==> flow/design.v <==
module Sort5 #(
    parameter DATA_WIDTH = 32
)(
    input iClk,
    input iReset_n,
    input iChipSelect_n,
    input iRead_n,
    input iWrite_n,
    input [3:0] iAddress,               
    input [DATA_WIDTH-1:0] iData,
    output reg [DATA_WIDTH-1:0] oData
);
    reg [DATA_WIDTH-1:0] in0, in1, in2, in3, in4;
    reg [DATA_WIDTH-1:0] sorted0, sorted1, sorted2, sorted3, sorted4;
    reg start;
    always @(posedge iClk or negedge iReset_n) begin
        if (!iReset_n) begin
            in0 <= 0; in1 <= 0; in2 <= 0; in3 <= 0; in4 <= 0;
            sorted0 <= 0; sorted1 <= 0; sorted2 <= 0; sorted3 <= 0; sorted4 <= 0;
            start <= 0;
        end else begin
            if (!iChipSelect_n && !iWrite_n) begin
                case (iAddress)
                    4'd0: in0 <= iData;
                    4'd1: in1 <= iData;
                    4'd2: in2 <= iData;
                    4'd3: in3 <= iData;
                    4'd4: in4 <= iData;
                    4'd5: start <= 1'b1;
                endcase
            end
            if (start) begin
                reg [DATA_WIDTH-1:0] t0, t1, t2, t3, t4;
                reg [DATA_WIDTH-1:0] tmp;
                t0 = in0;
                t1 = in1;
                t2 = in2;
                t3 = in3;
                t4 = in4;
                if (t0 > t1) begin tmp = t0; t0 = t1; t1 = tmp; end
                if (t1 > t2) begin tmp = t1; t1 = t2; t2 = tmp; end
                if (t2 > t3) begin tmp = t2; t2 = t3; t3 = tmp; end
                if (t3 > t4) begin tmp = t3; t3 = t4; t4 = tmp; end
                if (t0 > t1) begin tmp = t0; t0 = t1; t1 = tmp; end
                if (t1 > t2) begin tmp = t1; t1 = t2; t2 = tmp; end
                if (t2 > t3) begin tmp = t2; t2 = t3; t3 = tmp; end
                if (t0 > t1) begin tmp = t0; t0 = t1; t1 = tmp; end
                if (t1 > t2) begin tmp = t1; t1 = t2; t2 = tmp; end
                if (t0 > t1) begin tmp = t0; t0 = t1; t1 = tmp; end
                sorted0 <= t0;
                sorted1 <= t1;
                sorted2 <= t2;
                sorted3 <= t3;
                sorted4 <= t4;
                start <= 0;
            end
        end
    end
    always @(posedge iClk) begin
        if (!iChipSelect_n && !iRead_n) begin
            case (iAddress)
                4'd0: oData <= in0;
                4'd1: oData <= in1;
                4'd2: oData <= in2;
                4'd3: oData <= in3;
                4'd4: oData <= in4;
                4'd6: oData <= sorted0;
                4'd7: oData <= sorted1;
                4'd8: oData <= sorted2;
                4'd9: oData <= sorted3;
                4'd10: oData <= sorted4;
                default: oData <= 0;
            endcase
        end
    end
endmodule
Reports on Sort5. What the tools print for Sort5, step after step. Lines are those of the file above, counted from 1. The mark n/a stands for no value.

Top: Sort5. Clock: iClk. Cell library: sky130hd. Corner: tt_025C_1v80.

Word-level counts. Source: Yosys, flattened and elaborated, memories not mapped. Widths are those after wreduce. Registers that Yosys merges into a memory's read port (data or address) are not register bits. Print and check cells do not count. Equal cells are merged and count once.

For bits in registers the number is 353. The figure for input port bits is 41. For word-level cells the number is 82.

Magnitude comparators: 10. Equality and inequality tests: 10. For multiplexer cells the number is 39. Reductions and logical operators: 11.

Operators by type and width (number): two-way mux 32 bit (35); > comparator 32 bit (10); parallel mux 32 bit (select 10 bit) (1); equality test 4 x 3 -> 1 bit with constant B (4); equality test 4 bit with constant B (3); AND reduction 2 bit (5); equality test 4 x 2 -> 1 bit with constant B (2); equality test 4 x 1 -> 1 bit with constant B (1); logical NOT 4 bit (1); logical NOT 1 bit (3); two-way mux 1 bit (3); logical AND 1 bit (2).

Logic depth. Depth = most cells in a row (Yosys ltp): at word level without a register or memory, in the mapped netlist without a sequential cell, where the memories' decode and read muxes count.

The entry for depth after elaboration reads 20. The entry for ABC_AREA reads 1. For mapped depth the number is 120. For mapped depth without buffers the number is 108.

Synthesis result. Yosys stat after the flow's synthesis: flattened, memories mapped to cells. It holds for the ABC_AREA given above (unset counts as 0); a run with the other value may have another netlist.

Cell types: sky130_fd_sc_hd__dfrtp_1 (number 321, area in all 8.03E+03 µm²); sky130_fd_sc_hd__nand2_1 (number 1184, area in all 4.44E+03 µm²); sky130_fd_sc_hd__o21ai_0 (number 822, area in all 4.11E+03 µm²); sky130_fd_sc_hd__ha_1 (number 313, area in all 3.92E+03 µm²); sky130_fd_sc_hd__inv_1 (number 441, area in all 1.66E+03 µm²); sky130_fd_sc_hd__a21oi_1 (number 279, area in all 1.4E+03 µm²); sky130_fd_sc_hd__nand3_1 (number 268, area in all 1.34E+03 µm²); sky130_fd_sc_hd__edfxtp_1 (number 32, area in all 960.922 µm²); sky130_fd_sc_hd__clkbuf_1 (number 199, area in all 746.966 µm²); sky130_fd_sc_hd__nor2_1 (number 127, area in all 476.707 µm²); sky130_fd_sc_hd__a221oi_1 (number 25, area in all 218.96 µm²); sky130_fd_sc_hd__nand4_1 (number 33, area in all 206.448 µm²); sky130_fd_sc_hd__o22ai_1 (number 32, area in all 200.192 µm²); sky130_fd_sc_hd__and2_1 (number 31, area in all 193.936 µm²); sky130_fd_sc_hd__o21ai_1 (number 36, area in all 180.173 µm²); sky130_fd_sc_hd__a211oi_1 (number 19, area in all 142.637 µm²); sky130_fd_sc_hd__nand3_2 (number 11, area in all 110.106 µm²); sky130_fd_sc_hd__buf_1 (number 23, area in all 86.333 µm²).

Not listed: further types 29, cells in them 116.

Mapped cells: 4312. The figure for mapped area is 29254.3 µm². The figure for flip-flops is 353. Under buffers stands 238.

Path before layout. Source: OpenSTA report_checks on the synthesized netlist (no wires, ideal clock, input and output delay 20% of the period each), path of least setup slack; recovery checks are left aside. Register names are those of the netlist, which keeps one name where synthesis merged equal registers.

Path kind: reg2reg. Start: register in0[23]. End: register sorted0[0]. Under clock period stands 20000 ps. The figure for setup time is 116 ps. The entry for data arrival time reads 13421 ps. Required time: 19884 ps. The entry for slack reads 6462 ps. For delay of the path the number is 13537 ps. Driving pins on the path: 93. Path buffers: 14. For period reached after synthesis the number is 13538 ps.

"delay of the path" is the arrival time less input delay plus setup time. "driving pins on the path": output pins that drive a net of the path, with the launching flip-flop's if there is one; two outputs of one cell count as two. "period reached after synthesis" is the clock period less the worst setup slack; recovery checks do not enter. This is arithmetic on one report: input and output delays are still those of the set period (20% each). The rows between start and end are the longest chain of elaborated cells between them; the timing report does not say that the signal goes this way. Where chains are equally long, one stands for them. A line is the first line of the expression or statement that the cell stems from. Yosys adds cells for indexed reads and writes and turns some case tables into memories.

Path through: sky130_fd_sc_hd__dfrtp_1 sky130_fd_sc_hd__ha_1 sky130_fd_sc_hd__nand2_1 sky130_fd_sc_hd__nor2_1 sky130_fd_sc_hd__nand4_1 sky130_fd_sc_hd__nor2_2 sky130_fd_sc_hd__nand4_2 sky130_fd_sc_hd__nand2_2 sky130_fd_sc_hd__buf_1 sky130_fd_sc_hd__clkbuf_1 sky130_fd_sc_hd__o21ai_0 sky130_fd_sc_hd__ha_1 sky130_fd_sc_hd__nand2_1 sky130_fd_sc_hd__nor2_1 sky130_fd_sc_hd__nand2_1 sky130_fd_sc_hd__nor3_2 sky130_fd_sc_hd__nand2_1 sky130_fd_sc_hd__nand2_1 (+57 left out) sky130_fd_sc_hd__and2_1 sky130_fd_sc_hd__ha_1 sky130_fd_sc_hd__nand2_1 sky130_fd_sc_hd__inv_1 sky130_fd_sc_hd__a221oi_1 sky130_fd_sc_hd__o221ai_1 sky130_fd_sc_hd__nand2_1 sky130_fd_sc_hd__o2111ai_1 sky130_fd_sc_hd__nand2_1 sky130_fd_sc_hd__nand3_1 sky130_fd_sc_hd__nand2_1 sky130_fd_sc_hd__clkbuf_1 sky130_fd_sc_hd__clkbuf_1 sky130_fd_sc_hd__nand2_1 sky130_fd_sc_hd__nand2_1 sky130_fd_sc_hd__inv_1 sky130_fd_sc_hd__nand2_1 sky130_fd_sc_hd__nand2_1. The entry for length of the longest elaborated chain reads 20.

RTL lines, path post-synthesis: start, declared (line 13) `reg [DATA_WIDTH-1:0] in0, in1, in2, in3, in4;`; start, assigned (line 18) `in0 <= 0; in1 <= 0; in2 <= 0; in3 <= 0; in4 <= 0;`; start, assigned (line 24) `4'd0: in0 <= iData;`; > comparator 32 bit (line 40) `if (t0 > t1) begin tmp = t0; t0 = t1; t1 = tmp; end`; two-way mux 32 bit (line 40); two-way mux 32 bit (line 32) `if (start) begin`; > comparator 32 bit (line 41) `if (t1 > t2) begin tmp = t1; t1 = t2; t2 = tmp; end`; two-way mux 32 bit (line 41); two-way mux 32 bit (line 32); > comparator 32 bit (line 44) `if (t0 > t1) begin tmp = t0; t0 = t1; t1 = tmp; end`; (+6 left out); two-way mux 32 bit (line 47) `if (t0 > t1) begin tmp = t0; t0 = t1; t1 = tmp; end`; two-way mux 32 bit (line 32); > comparator 32 bit (line 48) `if (t1 > t2) begin tmp = t1; t1 = t2; t2 = tmp; end`; two-way mux 32 bit (line 48); two-way mux 32 bit (line 32); > comparator 32 bit (line 49) `if (t0 > t1) begin tmp = t0; t0 = t1; t1 = tmp; end`; two-way mux 32 bit (line 49); end, assigned (line 19) `sorted0 <= 0; sorted1 <= 0; sorted2 <= 0; sorted3 <= 0; sorted4 <= 0;`; end, assigned (line 50) `sorted0 <= t0;`; end, declared (line 14) `reg [DATA_WIDTH-1:0] sorted0, sorted1, sorted2, sorted3, sorted4;`.

Worst path after layout. From the final timing report of stored run 1: the path of least setup slack in the routed layout; clock arrival at registers is part of the times. The path's times are printed in steps of 10 ps; the period is the one set.

Path kind: reg2reg. Start: register in1[18]. End: register sorted1[14]. Under clock period stands 20000 ps. The figure for setup time is 90 ps. The entry for data arrival time reads 16350 ps. Required time: 20560 ps. The entry for slack reads 4210 ps. Driving pins on the path: 94. Path buffers: 20.

The rows between start and end are the longest chain of elaborated cells between them; the timing report does not say that the signal goes this way. Where chains are equally long, one stands for them.

Path through: sky130_fd_sc_hd__dfrtp_1 sky130_fd_sc_hd__inv_1 sky130_fd_sc_hd__ha_1 sky130_fd_sc_hd__nand2_1 sky130_fd_sc_hd__inv_1 sky130_fd_sc_hd__nand2_1 sky130_fd_sc_hd__nand2_2 sky130_fd_sc_hd__nand2_2 sky130_fd_sc_hd__nand3_1 sky130_fd_sc_hd__a21oi_2 sky130_fd_sc_hd__nand2_4 sky130_fd_sc_hd__nand2_8 sky130_fd_sc_hd__buf_16 sky130_fd_sc_hd__bufbuf_16 sky130_fd_sc_hd__a21oi_2 sky130_fd_sc_hd__ha_1 sky130_fd_sc_hd__nand2_1 sky130_fd_sc_hd__nor2_4 (+58 left out) sky130_fd_sc_hd__nand2_8 sky130_fd_sc_hd__buf_12 sky130_fd_sc_hd__buf_12 sky130_fd_sc_hd__nand2_1 sky130_fd_sc_hd__and2_1 sky130_fd_sc_hd__ha_1 sky130_fd_sc_hd__nand2_2 sky130_fd_sc_hd__o21ai_4 sky130_fd_sc_hd__nand4_1 sky130_fd_sc_hd__a31o_4 sky130_fd_sc_hd__nand3_2 sky130_fd_sc_hd__nand2_4 sky130_fd_sc_hd__clkbuf_16 sky130_fd_sc_hd__clkbuf_16 sky130_fd_sc_hd__o21ai_1 sky130_fd_sc_hd__inv_1 sky130_fd_sc_hd__nand2_1 sky130_fd_sc_hd__nand2_1. The entry for length of the longest elaborated chain reads 20.

RTL lines, path post-layout: start, declared (line 13) `reg [DATA_WIDTH-1:0] in0, in1, in2, in3, in4;`; start, assigned (line 18) `in0 <= 0; in1 <= 0; in2 <= 0; in3 <= 0; in4 <= 0;`; start, assigned (line 25) `4'd1: in1 <= iData;`; > comparator 32 bit (line 40) `if (t0 > t1) begin tmp = t0; t0 = t1; t1 = tmp; end`; two-way mux 32 bit (line 40); two-way mux 32 bit (line 32) `if (start) begin`; > comparator 32 bit (line 41) `if (t1 > t2) begin tmp = t1; t1 = t2; t2 = tmp; end`; two-way mux 32 bit (line 41); two-way mux 32 bit (line 32); > comparator 32 bit (line 44) `if (t0 > t1) begin tmp = t0; t0 = t1; t1 = tmp; end`; (+6 left out); two-way mux 32 bit (line 47) `if (t0 > t1) begin tmp = t0; t0 = t1; t1 = tmp; end`; two-way mux 32 bit (line 32); > comparator 32 bit (line 48) `if (t1 > t2) begin tmp = t1; t1 = t2; t2 = tmp; end`; two-way mux 32 bit (line 48); two-way mux 32 bit (line 32); > comparator 32 bit (line 49) `if (t0 > t1) begin tmp = t0; t0 = t1; t1 = tmp; end`; two-way mux 32 bit (line 49); end, assigned (line 19) `sorted0 <= 0; sorted1 <= 0; sorted2 <= 0; sorted3 <= 0; sorted4 <= 0;`; end, assigned (line 51) `sorted1 <= t1;`; end, declared (line 14) `reg [DATA_WIDTH-1:0] sorted0, sorted1, sorted2, sorted3, sorted4;`.

Design Sort5 on sky130hd. What follows are 3 stored runs of the flow, each under its own settings; their order means nothing. The constraints put input and output delay at 20% of the set period each and load the outputs with 0.01 pF. "clock period reached": clock period set for the run, less the worst setup slack. It is reckoned from that one timing run; input and output delays stay at 20% of the period that was set. "worst path time" is the time allowed to the run's worst setup path (the clock period less input and output delay, where it has them) less its slack. Clock arrival times count: a late capture clock shortens it, a late launch clock lengthens it. "worst path time" is known to 10 ps.

Stored run 1 has these settings: ABC_AREA 1; CAP_MARGIN 40; CORE_ASPECT_RATIO 0.9; CORE_MARGIN 6; CORE_UTILIZATION 26; CTS_CLUSTER_DIAMETER 168; CTS_CLUSTER_SIZE 36; GPL_TIMING_DRIVEN 0; MIN_ROUTING_LAYER met2; PLACE_DENSITY_LB_ADDON 0.05; SETUP_SLACK_MARGIN 4.88; SLEW_MARGIN 15; TNS_END_PERCENT 60; period_ns 20.0. The final utilization stands at 0.369. For the worst hold slack in the final report the run shows 496 ps. The area of the standard cells in the finished layout reads 41103.2 µm². The measured setup slack of the critical path is 4209 ps. The overall die area stands at 120722.0 µm². The post-route setup TNS reads 0 ps. The measured clock period reached is 15791 ps. The worst path time stands at 15790 ps. Worst setup path type: reg2reg. The synthesis area reads 29254.3 µm².

Stored run 2 has these settings: CORE_UTILIZATION 40; SETUP_SLACK_MARGIN 0.39; period_ns 19.6; CAP_MARGIN 20; CORE_MARGIN 2; SLEW_MARGIN 20. The measured setup slack of the critical path is 858 ps. The area of the standard cells in the finished layout reads 38031.5 µm². The final utilization stands at 0.521. The measured clock period reached is 18742 ps. For the worst hold slack in the final report the run shows 487 ps. The worst path time stands at 18740 ps. Worst setup path type: reg2reg. The synthesis area reads 29513.3 µm². The post-route setup TNS reads 0 ps. The overall die area stands at 75971.9 µm².

Stored run 3 has these settings: CAP_MARGIN 20; CELL_PAD_IN_SITES_DETAIL_PLACEMENT 0; CORE_ASPECT_RATIO 0.76; CORE_UTILIZATION 45; MAX_ROUTING_LAYER met5; PLACE_DENSITY 0.73; SETUP_SLACK_MARGIN 1.13; SLEW_MARGIN 35; TNS_END_PERCENT 35; period_ns 14.1; CORE_MARGIN 2. The measured setup slack of the critical path is -4188 ps. The synthesis area reads 29513.3 µm². The post-route setup TNS reads -324526 ps. The worst path time stands at 18290 ps. Worst setup path type: reg2reg. The area of the standard cells in the finished layout reads 42802.3 µm². The overall die area stands at 67668.9 µm². The measured clock period reached is 18288 ps. The final utilization stands at 0.663. For the worst hold slack in the final report the run shows 497 ps.
